==> flow/design.v <==
module design_5 #(parameter width = 8, parameter cwidth =4)(
  input [width-1:0] OPA, OPB,
  input CLK, RST, CE, MODE, CIN,
  input [1:0] INP_VALID,
  input [cwidth-1:0] CMD,
  output reg [2*width:0] RES,
  output reg OFLOW,
  output reg COUT,
  output reg G,
  output reg L,
  output reg E,
  output reg ERR
);
reg [2*width:0] temp;
reg [2*width:0] next_RES;
reg next_COUT, next_OFLOW, next_G, next_L, next_E, next_ERR;
localparam CMD_ADD = 4'b0000;
localparam CMD_SUB = 4'b0001;
localparam CMD_ADD_CIN = 4'b0010;
localparam CMD_SUB_CIN = 4'b0011;
localparam CMD_EGL = 4'b1000;
localparam CMD_INC_MUL = 4'b1001;
localparam CMD_SHIFT_MUL = 4'b1010;
localparam CMD_SI_UNSI_ADD = 4'b1011;
localparam CMD_SI_UNSI_SUB = 4'b1100;
localparam CMD_INC_A = 4'b0100;
localparam CMD_DEC_A = 4'b0101;
localparam CMD_INC_B = 4'b0110;
localparam CMD_DEC_B = 4'b0111;
localparam CMD_AND = 4'b0000;
localparam CMD_NAND = 4'b0001;
localparam CMD_OR = 4'b0010;
localparam CMD_NOR = 4'b0011;
localparam CMD_XOR = 4'b0100;
localparam CMD_XNOR = 4'b0101;
localparam CMD_ROL_A_B = 4'b1100;
localparam CMD_ROR_A_B = 4'b1101;
localparam CMD_NOT_A = 4'b0110;
localparam CMD_SHR1_A = 4'b1000;
localparam CMD_SHLI_A = 4'b1001;
localparam CMD_NOT_B = 4'b0111;
localparam CMD_SHR1_B = 4'b1010;
localparam CMD_SHL1_B = 4'b1011;
wire [2:0] amount;
assign amount = OPB[2:0];
always@(posedge CLK or posedge RST)
begin
    if(RST)begin
        next_RES <= 'b0;
        next_COUT <= 1'b0;
        next_OFLOW <= 1'b0;
        next_G <= 1'b0;
        next_E <= 1'b0;
        next_L <= 1'b0;
        next_ERR <= 1'b0;
    end
    else if(CE)
    begin
        if(INP_VALID == 2'b00)
        begin
            next_RES <= 'b0;
            next_COUT <= 1'b0;
            next_OFLOW <= 1'b0;
            next_G <= 1'b0;
            next_E <= 1'b0;
            next_L <= 1'b0;
            next_ERR <= 1'b0;
        end
        else if(INP_VALID ==2'b11)
        begin
            next_RES <= 'b0;
            next_COUT <= 1'b0;
            next_OFLOW <= 1'b0;
            next_G <= 1'b0;
            next_E <= 1'b0;
            next_L <= 1'b0;
            next_ERR <= 1'b0;
            if(MODE)begin
                case(CMD)
                    CMD_ADD:
                    begin
                        temp = OPA + OPB;
                        next_RES <= temp;
                        next_COUT <= temp[width];
                    end
                    CMD_SUB:
                    begin
                        next_OFLOW <= (OPA<OPB)?1'b1:1'b0;
                        next_RES <= OPA-OPB;
                    end
                    CMD_ADD_CIN:
                    begin
                        temp = OPA + OPB + CIN;
                        next_RES <= temp;
                        next_COUT <= temp[width];
                    end
                    CMD_SUB_CIN:
                    begin
                        next_OFLOW <= (OPA<OPB)?1'b1:1'b0;
                        next_RES <= OPA-OPB-CIN;
                    end
                    CMD_EGL:
                    begin
                        next_RES <= 'b0;
                        if(OPA==OPB)
                        begin
                            next_E <= 1'b1;
                            next_G <= 1'b0;
                            next_L <= 1'b0;
                        end
                        else if(OPA>OPB)
                        begin
                            next_E <= 1'b0;
                            next_G <= 1'b1;
                            next_L <= 1'b0;
                        end
                        else
                        begin
                            next_E <= 1'b0;
                            next_G <= 1'b0;
                            next_L <= 1'b1;
                        end
                    end
                    CMD_INC_MUL:
                    begin
                        temp = (OPA+1) * (OPB+1);
                        next_RES <= temp;
                        next_COUT <= temp[2*width];
                    end
                    CMD_SHIFT_MUL:
                    begin
                        temp =(OPA<<1)*OPB;
                        next_RES <= temp;
                        next_COUT <= temp[2*width];
                    end
                    CMD_SI_UNSI_ADD:
                    begin
                        temp = $signed(OPA) + $signed(OPB);
                        next_RES <= temp;
                        next_COUT <= temp[width];
                        next_OFLOW <= ((OPA[width-1] == OPB[width-1]) && (temp[width-1] != OPA[width-1])) ? 1'b1 : 1'b0;
                        if($signed(OPA)==$signed(OPB))
                        begin
                            next_E <= 1'b1;
                            next_G <= 1'b0;
                            next_L <= 1'b0;
                        end
                        else if($signed(OPA)>$signed(OPB))
                        begin
                            next_E <= 1'b0;
                            next_G <= 1'b1;
                            next_L <= 1'b0;
                        end
                        else
                        begin
                            next_E <= 1'b0;
                            next_G <= 1'b0;
                            next_L <= 1'b1;
                        end
                    end
                    CMD_SI_UNSI_SUB:
                    begin
                        temp = $signed(OPA) - $signed(OPB);
                        next_RES<= temp;
                        next_COUT <= temp[width];
                       next_OFLOW <= ((OPA[width-1] != OPB[width-1]) && (temp[width-1] != OPA[width-1])) ? 1'b1 : 1'b0;
                        if($signed(OPA) == $signed(OPB))
                        begin
                            next_E <= 1'b1;
                            next_G <= 1'b0;
                            next_L <= 1'b0;
                        end
                        else if($signed(OPA) > $signed(OPB))
                        begin
                            next_E <= 1'b0;
                            next_G <= 1'b1;
                            next_L <= 1'b0;
                        end
                        else
                        begin
                            next_E <= 1'b0;
                            next_G <= 1'b0;
                            next_L <= 1'b1;
                        end
                    end
                    default:
                    begin
                        next_RES <= 'b0;
                        next_COUT <= 1'b0;
                        next_OFLOW <= 1'b0;
                        next_G <= 1'b0;
                        next_E <= 1'b0;
                        next_L <= 1'b0;
                        next_ERR <= 1'b0;
                    end
                endcase
            end
            else begin
                case(CMD)
                    CMD_AND:next_RES <= {{width*2-(width-1){1'b0}},OPA&OPB};
                    CMD_NAND:next_RES <= {{width*2-(width-1){1'b0}},~(OPA&OPB)};
                    CMD_OR:next_RES <= {{width*2-(width-1){1'b0}},OPA|OPB};
                    CMD_NOR:next_RES <= {{width*2-(width-1){1'b0}},~(OPA|OPB)};
                    CMD_XOR:next_RES <= {{width*2-(width-1){1'b0}},OPA^OPB};
                    CMD_XNOR:next_RES <= {{width*2-(width-1){1'b0}},~(OPA^OPB)};
                    CMD_ROL_A_B:
                    begin
                        if (amount == 0)
                            next_RES <= {{width*2-(width-1){1'b0}}, OPA};
                        else
                            next_RES <= {{width*2-(width){1'b0}}, (OPA << amount) | (OPA >> (width - amount))};
                        next_ERR <= (width > 3 && |OPB[width-1:3]) ? 1'b1 : 1'b0;
                    end
                    CMD_ROR_A_B:
                    begin
                        if (amount == 0)
                            next_RES <= {{width*2-(width-1){1'b0}}, OPA};
                        else
                            next_RES <= {{width*2-(width-1){1'b0}}, (OPA >> amount) | (OPA << (width - amount))};
                        next_ERR <= (width > 3 && |OPB[width-1:3]) ? 1'b1 : 1'b0;
                    end
                    default:
                    begin
                        next_RES <='b0;
                        next_COUT <= 1'b0;
                        next_OFLOW <= 1'b0;
                        next_G <= 1'b0;
                        next_E <= 1'b0;
                        next_L <= 1'b0;
                        next_ERR <= 1'b0;
                    end
                endcase
            end
        end
        else if(INP_VALID == 2'b01)
        begin
            next_RES <=  'b0;
            next_COUT <= 1'b0;
            next_OFLOW <= 1'b0;
            next_G <= 1'b0;
            next_E <= 1'b0;
            next_L <= 1'b0;
            next_ERR <= 1'b0;
            if(MODE)begin
                case(CMD)
                    CMD_INC_A:next_RES <= OPA+1;
                    CMD_DEC_A:next_RES <= OPA-1;
                    default:
                    begin
                        next_RES <= 'b0;
                        next_COUT <= 1'b0;
                        next_OFLOW <= 1'b0;
                        next_G <= 1'b0;
                        next_E <= 1'b0;
                        next_L <= 1'b0;
                        next_ERR <= 1'b0;
                    end
                endcase
            end
            else begin
                case(CMD)
                    CMD_NOT_A:next_RES <= {{width*2-(width-1){1'b0}},~OPA};
                    CMD_SHR1_A:next_RES <= {{width*2-(width-1){1'b0}},OPA>>1};
                    CMD_SHLI_A:next_RES <= {{width*2-(width-1){1'b0}},OPA<<1};
                    default:
                    begin
                        next_RES <= 'b0;
                        next_COUT <= 1'b0;
                        next_OFLOW <= 1'b0;
                        next_G <= 1'b0;
                        next_E <= 1'b0;
                        next_L <= 1'b0;
                        next_ERR <= 1'b0;
                    end
                endcase
            end
        end
        else if(INP_VALID == 2'b10)
            begin
                next_RES <= 'b0;
                next_COUT <= 1'b0;
                next_OFLOW <= 1'b0;
                next_G <= 1'b0;
                next_E <= 1'b0;
                next_L <= 1'b0;
                next_ERR <= 1'b0;
                if(MODE) begin
                    case(CMD)
                        CMD_INC_B: next_RES <= OPB + 1;
                        CMD_DEC_B: next_RES <= OPB - 1;
                        default:
                        begin
                            next_RES <= 'b0;
                            next_COUT <= 1'b0;
                            next_OFLOW <= 1'b0;
                            next_G <= 1'b0;
                            next_E <= 1'b0;
                            next_L <= 1'b0;
                            next_ERR <= 1'b0;
                        end
                    endcase
                end
                else begin
                    case(CMD)
                        CMD_NOT_B:next_RES <= {{width*2-(width-1){1'b0}},~OPB};
                        CMD_SHR1_B:next_RES <= {{width*2-(width-1){1'b0}},OPB>>1};
                        CMD_SHL1_B:next_RES <= {{width*2-(width-1){1'b0}},OPB<<1};
                        default:
                        begin
                            next_RES <= 'b0;
                            next_COUT <= 1'b0;
                            next_OFLOW <= 1'b0;
                            next_G <= 1'b0;
                            next_E <= 1'b0;
                            next_L <= 1'b0;
                            next_ERR <= 1'b0;
                        end
                    endcase
                end
        end
    end
end
always @(posedge CLK or posedge RST) begin
    if(RST) begin
        RES <= 'b0;
        COUT <= 1'b0;
        OFLOW <= 1'b0;
        G <= 1'b0;
        E <= 1'b0;
        L <= 1'b0;
        ERR <= 1'b0;
    end else if (CE) begin
        RES <= next_RES;
        COUT <= next_COUT;
        OFLOW <= next_OFLOW;
        G <= next_G;
        L <= next_L;
        E <= next_E;
        ERR <= next_ERR;
    end
end
endmodule
# ---- Tool chain data of design_5
# Each step is given for the RTL above and for the edited RTL.
# "orig" refers to lines of the RTL above, "edited" to lines of the edited file.
# "change": "edited" minus "orig" as printed here. "change_rel_pct": 100 x difference / "orig".
# Operators: Yosys type, input widths -> output width; for muxes data width and select width s.
# Library cell names are shortened.
# Not given: -
dict set report design {
  design {design_5}
  clock {CLK}
  cell_library {sky130hd}
  pvt_corner {tt_025C_1v80}
}

# ---- The edit
# The edit as a unified diff against the file above.
# A script made this edit. It changes what the design does and was not meant as an optimisation.
# begin of diff
@@ -5,5 +5,5 @@
   input [cwidth-1:0] CMD,
   output reg [2*width:0] RES,
-  output reg OFLOW,
+  output reg OFLOW_pin,
   output reg COUT,
   output reg G,
@@ -12,4 +12,6 @@
   output reg ERR
 );
+reg OFLOW;
+always @(posedge CLK) OFLOW_pin <= OFLOW;
 reg [2*width:0] temp;
 reg [2*width:0] next_RES;
# end of diff

# ---- Word level
# Counts by Yosys on the flattened word-level netlist (proc, flatten, opt, wreduce; memories kept). Register bits leave out memories and registers merged into their read ports (data or address). Print and check cells are left out.
# element orig edited change change_rel_pct
set classes {}
lappend classes {cmp 3 3 0 0.00}
lappend classes {muxes 55 55 0 0.00}
lappend classes {shift 4 4 0 0.00}
lappend classes {reduce_logical 11 11 0 0.00}
lappend classes {n_logic 10 10 0 0.00}
lappend classes {n_addsub 11 11 0 0.00}
lappend classes {n_mul 2 2 0 0.00}
lappend classes {n_eq 22 22 0 0.00}
# Operator kinds equal on both sides are left out: 45.
# element orig edited change change_rel_pct
set word_totals {}
lappend word_totals {register_bits 46 47 1 2.17}
lappend word_totals {wordCells 132 133 1 0.76}
lappend word_totals {input_bits 27 27 0 0.00}

# ---- Depth
# Longest topological path by Yosys (ltp), each cell counted once; first at word level (registers and memories cut), then after technology mapping (sequential cells cut; the memories' decode and read muxes count).
# element orig edited change change_rel_pct
set depth {}
lappend depth {depth_word 8 8 0 0.00}
lappend depth {ABC_AREA 0 0 - -}
lappend depth {depth_mapped 25 24 -1 -4.00}

# ---- Mapped cells and area
# Yosys stat after the flow's synthesis: flattened, memories mapped to cells. It holds for the ABC_AREA given above (unset counts as 0); a run with the other value may have another netlist.
# cell_type orig edited change change_rel_pct
set by_type {}
lappend by_type {clkbuf_1 28 54 26 92.86}
lappend by_type {o21ai_0 56 70 14 25.00}
lappend by_type {xnor2_1 52 66 14 26.92}
lappend by_type {buf_2 24 12 -12 -50.00}
lappend by_type {xor2_1 28 17 -11 -39.29}
lappend by_type {nor3_1 25 34 9 36.00}
lappend by_type {o21ai_1 13 5 -8 -61.54}
lappend by_type {nor4_1 12 5 -7 -58.33}
lappend by_type {o221ai_1 11 17 6 54.55}
lappend by_type {a211oi_1 10 16 6 60.00}
lappend by_type {a22o_1 6 0 -6 -100.00}
lappend by_type {nor2_1 148 153 5 3.38}
lappend by_type {o22ai_1 9 14 5 55.56}
lappend by_type {clkbuf_8 5 0 -5 -100.00}
lappend by_type {nand2_1 108 112 4 3.70}
lappend by_type {a221oi_1 20 24 4 20.00}
lappend by_type {buf_1 14 10 -4 -28.57}
lappend by_type {o31ai_1 7 3 -4 -57.14}
# Cell types equal on both sides are left out: 16.
# The list need not be complete.
# element orig edited change change_rel_pct
set synth_totals {}
lappend synth_totals {seqArea_um2 1151.1 1171.1 20.0 1.74}
lappend synth_totals {area_um2 11289.6 10831.6 -458.0 -4.06}
lappend synth_totals {ff_cells 46 47 1 2.17}
lappend synth_totals {cell_count 1401 1385 -16 -1.14}

# ---- Worst setup path after synthesis
# Source: OpenSTA report_checks on the synthesized netlist (no wires, ideal clock, input and output delay 20% of the period each), path of least setup slack; recovery checks are left aside. Register names are those of the netlist, which keeps one name where synthesis merged equal registers.
# element orig edited change change_rel_pct
set synth_timing {}
lappend synth_timing {kind {input to register} {input to register} - -}
lappend synth_timing {from {input OPB[0]} {input OPB[1]} - -}
lappend synth_timing {to {register next_RES[15]} {register next_COUT} - -}
lappend synth_timing {driving_pins 24 23 -1 -4.17}
lappend synth_timing {required_time_ns 7.877 7.855 -0.022 -0.28}
lappend synth_timing {path_delay_ns 5.392 5.900 0.508 9.42}
lappend synth_timing {period_ns 8.0 8.0 0.0 0.00}
lappend synth_timing {slack_ns 1.008 0.501 -0.507 -}
lappend synth_timing {in_delay_ns 1.600 1.600 0.000 0.00}
lappend synth_timing {setup_time_ns 0.123 0.145 0.022 -}
lappend synth_timing {arrival_time_ns 6.869 7.355 0.486 7.08}
lappend synth_timing {launch_ns 1.600 1.600 0.000 0.00}
lappend synth_timing {synth_period_reached_ns 6.992 7.499 0.507 7.25}
# "path_delay_ns" is the arrival time less input delay plus setup time.
# "driving_pins" counts driving pins, that of a launching flip-flop among them; a cell with two outputs on the path counts twice.
# "synth_period_reached_ns" is the clock period less the worst setup slack; recovery checks do not enter. This is arithmetic on one report: input and output delays are still those of the set period (20% each).
# Between the ends stands the longest chain of elaborated cells between them, by number of cells; it is not shown to be the way that was timed. Of several equally long chains one is given.
# A line is the first line of the expression or statement that the cell stems from. Yosys adds cells for indexed reads and writes and turns some case tables into memories.
# A register here has more assigning lines than the two given.
dict set report synth_via_orig {
  path_cell_list {buf_2 buf_4 inv_2 ha_1 clkbuf_1 buf_2 clkbuf_1 nand2b_1 fa_1 inv_1 fa_1 fa_1 inv_1 fa_1 inv_1 ha_1 or2_2 a21oi_1 nor3_1 nor3_1 nor3_1 xor2_1 a221oi_2 o21ai_2}
  elab_chain_len 7
}
# element line
set synth_lines_orig {}
lappend synth_lines_orig {{start, declared} 2} ;# input [width-1:0] OPA, OPB,
lappend synth_lines_orig {{$sub 8x1->9} 290} ;# CMD_DEC_B: next_RES <= OPB - 1;
lappend synth_lines_orig {{$pmux 17 s2} 288} ;# case(CMD)
lappend synth_lines_orig {{$mux 17} 287} ;# if(MODE) begin
lappend synth_lines_orig {{$mux 17} 278} ;# else if(INP_VALID == 2'b10)
lappend synth_lines_orig {{$mux 17} 235} ;# else if(INP_VALID == 2'b01)
lappend synth_lines_orig {{$mux 17} 69} ;# else if(INP_VALID ==2'b11)
lappend synth_lines_orig {{$mux 17} 59} ;# if(INP_VALID == 2'b00)
lappend synth_lines_orig {{end, assigned} 83} ;# next_RES <= temp;
lappend synth_lines_orig {{end, assigned} 89} ;# next_RES <= OPA-OPB;
lappend synth_lines_orig {{end, declared} 15} ;# reg [2*width:0] next_RES;
dict set report synth_via_edited {
  path_cell_list {clkbuf_1 clkinv_1 clkbuf_1 ha_1 clkbuf_1 clkbuf_1 nand2_1 fa_1 inv_1 fa_1 ha_1 inv_1 fa_1 inv_1 fa_1 a211oi_1 o21a_1 nor3_1 a2111oi_1 a2111o_1 nand4_1 a21oi_1 o221ai_1}
  elab_chain_len 6
}
# element line
set synth_lines_edited {}
lappend synth_lines_edited {{start, declared} 2} ;# input [width-1:0] OPA, OPB,
lappend synth_lines_edited {{$add 8x1->9} 128} ;# temp = (OPA+1) * (OPB+1);
lappend synth_lines_edited {{$mul 32x32->17} 128}
lappend synth_lines_edited {{$pmux 1 s6} 81} ;# case(CMD)
lappend synth_lines_edited {{$mux 1} 80} ;# if(MODE)begin
lappend synth_lines_edited {{$mux 1} 71} ;# else if(INP_VALID ==2'b11)
lappend synth_lines_edited {{$mux 1} 61} ;# if(INP_VALID == 2'b00)
lappend synth_lines_edited {{end, assigned} 86} ;# next_COUT <= temp[width];
lappend synth_lines_edited {{end, assigned} 97} ;# next_COUT <= temp[width];
lappend synth_lines_edited {{end, declared} 18} ;# reg next_COUT, next_OFLOW, next_G, next_L, next_E, next_ERR;

# ---- Path in the finished layout
# Path of least setup slack in the final report of each run of pair A (OpenROAD, finished layout, wires in). Where an end is a register, its clock arrival counts in the times.
# element orig edited change change_rel_pct
set layout_timing {}
lappend layout_timing {kind {input to register} {input to register} - -}
lappend layout_timing {from {input OPA[1]} {input OPA[1]} - -}
lappend layout_timing {to {register next_RES[15]} {register next_COUT} - -}
lappend layout_timing {in_delay_ns 1.60 1.60 0.00 0.00}
lappend layout_timing {setup_time_ns 0.11 0.14 0.03 -}
lappend layout_timing {launch_ns 1.60 1.60 0.00 0.00}
lappend layout_timing {slack_ns 0.52 0.73 0.21 -}
lappend layout_timing {period_ns 8.0 8.0 0.0 0.00}
lappend layout_timing {driving_pins 22 25 3 13.64}
lappend layout_timing {required_time_ns 8.17 8.15 -0.02 -0.24}
lappend layout_timing {arrival_time_ns 7.65 7.42 -0.23 -3.01}
# Between the ends stands the longest chain of elaborated cells between them, by number of cells; it is not shown to be the way that was timed. Of several equally long chains one is given.
# A register here has more assigning lines than the two given.
dict set report layout_via_orig {
  path_cell_list {clkdlybuf4s50_1 ha_1 nand4_1 nor2_1 xnor2_1 nand2_1 fa_1 inv_1 fa_1 fa_1 inv_1 fa_1 inv_1 ha_1 or2_2 a21oi_1 nor3_1 nor3_1 nor3_1 xor2_1 a221oi_2 o21ai_2}
  elab_chain_len 6
}
# element line
set layout_lines_orig {}
lappend layout_lines_orig {{start, declared} 2} ;# input [width-1:0] OPA, OPB,
lappend layout_lines_orig {{$add 8x1->9} 126} ;# temp = (OPA+1) * (OPB+1);
lappend layout_lines_orig {{$mul 32x32->17} 126}
lappend layout_lines_orig {{$pmux 17 s8} 79} ;# case(CMD)
lappend layout_lines_orig {{$mux 17} 78} ;# if(MODE)begin
lappend layout_lines_orig {{$mux 17} 69} ;# else if(INP_VALID ==2'b11)
lappend layout_lines_orig {{$mux 17} 59} ;# if(INP_VALID == 2'b00)
lappend layout_lines_orig {{end, assigned} 83} ;# next_RES <= temp;
lappend layout_lines_orig {{end, assigned} 89} ;# next_RES <= OPA-OPB;
lappend layout_lines_orig {{end, declared} 15} ;# reg [2*width:0] next_RES;
dict set report layout_via_edited {
  path_cell_list {clkdlybuf4s50_1 buf_4 clkinv_1 nor2_1 nand2_1 xnor2_1 buf_4 or2_2 fa_1 inv_1 fa_1 ha_1 inv_1 fa_1 inv_1 fa_1 a211oi_1 o21a_1 nor3_1 a2111oi_1 buf_4 a2111o_1 nand4_1 a21oi_1 o221ai_1}
  elab_chain_len 6
}
# element line
set layout_lines_edited {}
lappend layout_lines_edited {{start, declared} 2} ;# input [width-1:0] OPA, OPB,
lappend layout_lines_edited {{$add 8x1->9} 128} ;# temp = (OPA+1) * (OPB+1);
lappend layout_lines_edited {{$mul 32x32->17} 128}
lappend layout_lines_edited {{$pmux 1 s6} 81} ;# case(CMD)
lappend layout_lines_edited {{$mux 1} 80} ;# if(MODE)begin
lappend layout_lines_edited {{$mux 1} 71} ;# else if(INP_VALID ==2'b11)
lappend layout_lines_edited {{$mux 1} 61} ;# if(INP_VALID == 2'b00)
lappend layout_lines_edited {{end, assigned} 86} ;# next_COUT <= temp[width];
lappend layout_lines_edited {{end, assigned} 97} ;# next_COUT <= temp[width];
lappend layout_lines_edited {{end, declared} 18} ;# reg next_COUT, next_OFLOW, next_G, next_L, next_E, next_ERR;

# ---- Measured runs
# Runs of the flow (Yosys, OpenROAD) on both versions; the two runs of a pair have the same settings. The constraints put input and output delay at 20% of the set period each and load the outputs with 0.01 pF.
dict set report settings_pair_A {
  CORE_UTILIZATION 40
  period_ns 8.0
  CAP_MARGIN 20
  CORE_MARGIN 2
  SLEW_MARGIN 20
}
# element orig edited change change_rel_pct
set results_pair_A {}
lappend results_pair_A {finish.stdcell_area_um2 12400.6 11989.0 -411.6 -3.32}
lappend results_pair_A {finalUtil_pct 44.6 44.7 0.1 -}
lappend results_pair_A {post_synth_area_um2 11289.6 10831.6 -458.0 -4.06}
lappend results_pair_A {final_setup_ws_ns 0.520 0.732 0.212 -}
lappend results_pair_A {final_setup_tns_ns 0.000 0.000 0.000 -}
lappend results_pair_A {final_hold_ws_ns 0.487 0.391 -0.096 -}
lappend results_pair_A {power_total_mw 2.084 2.049 -0.035 -1.68}
lappend results_pair_A {design.die.area_um2 29584.0 28410.8 -1173.2 -3.97}
dict set report settings_pair_B {
  ABC_AREA 1
  CORE_MARGIN 4
  CORE_UTILIZATION 25
  PLACE_DENSITY 0.78
  period_ns 7.94
  CAP_MARGIN 20
  SLEW_MARGIN 20
}
# element orig edited change change_rel_pct
set results_pair_B {}
lappend results_pair_B {finish.stdcell_area_um2 12414.4 12444.4 30.0 0.24}
lappend results_pair_B {finalUtil_pct 28.6 28.6 0.0 -}
lappend results_pair_B {post_synth_area_um2 11070.6 11083.1 12.5 0.11}
lappend results_pair_B {final_setup_ws_ns 0.857 0.822 -0.035 -}
lappend results_pair_B {final_setup_tns_ns 0.000 0.000 0.000 -}
lappend results_pair_B {final_hold_ws_ns 0.467 0.384 -0.083 -}
lappend results_pair_B {power_total_mw 1.929 1.951 0.022 1.14}
lappend results_pair_B {design.die.area_um2 47713.8 47764.1 50.3 0.11}
# "power_total_mw" rests on the timing tool's default activity at the inputs, not on a simulated workload.
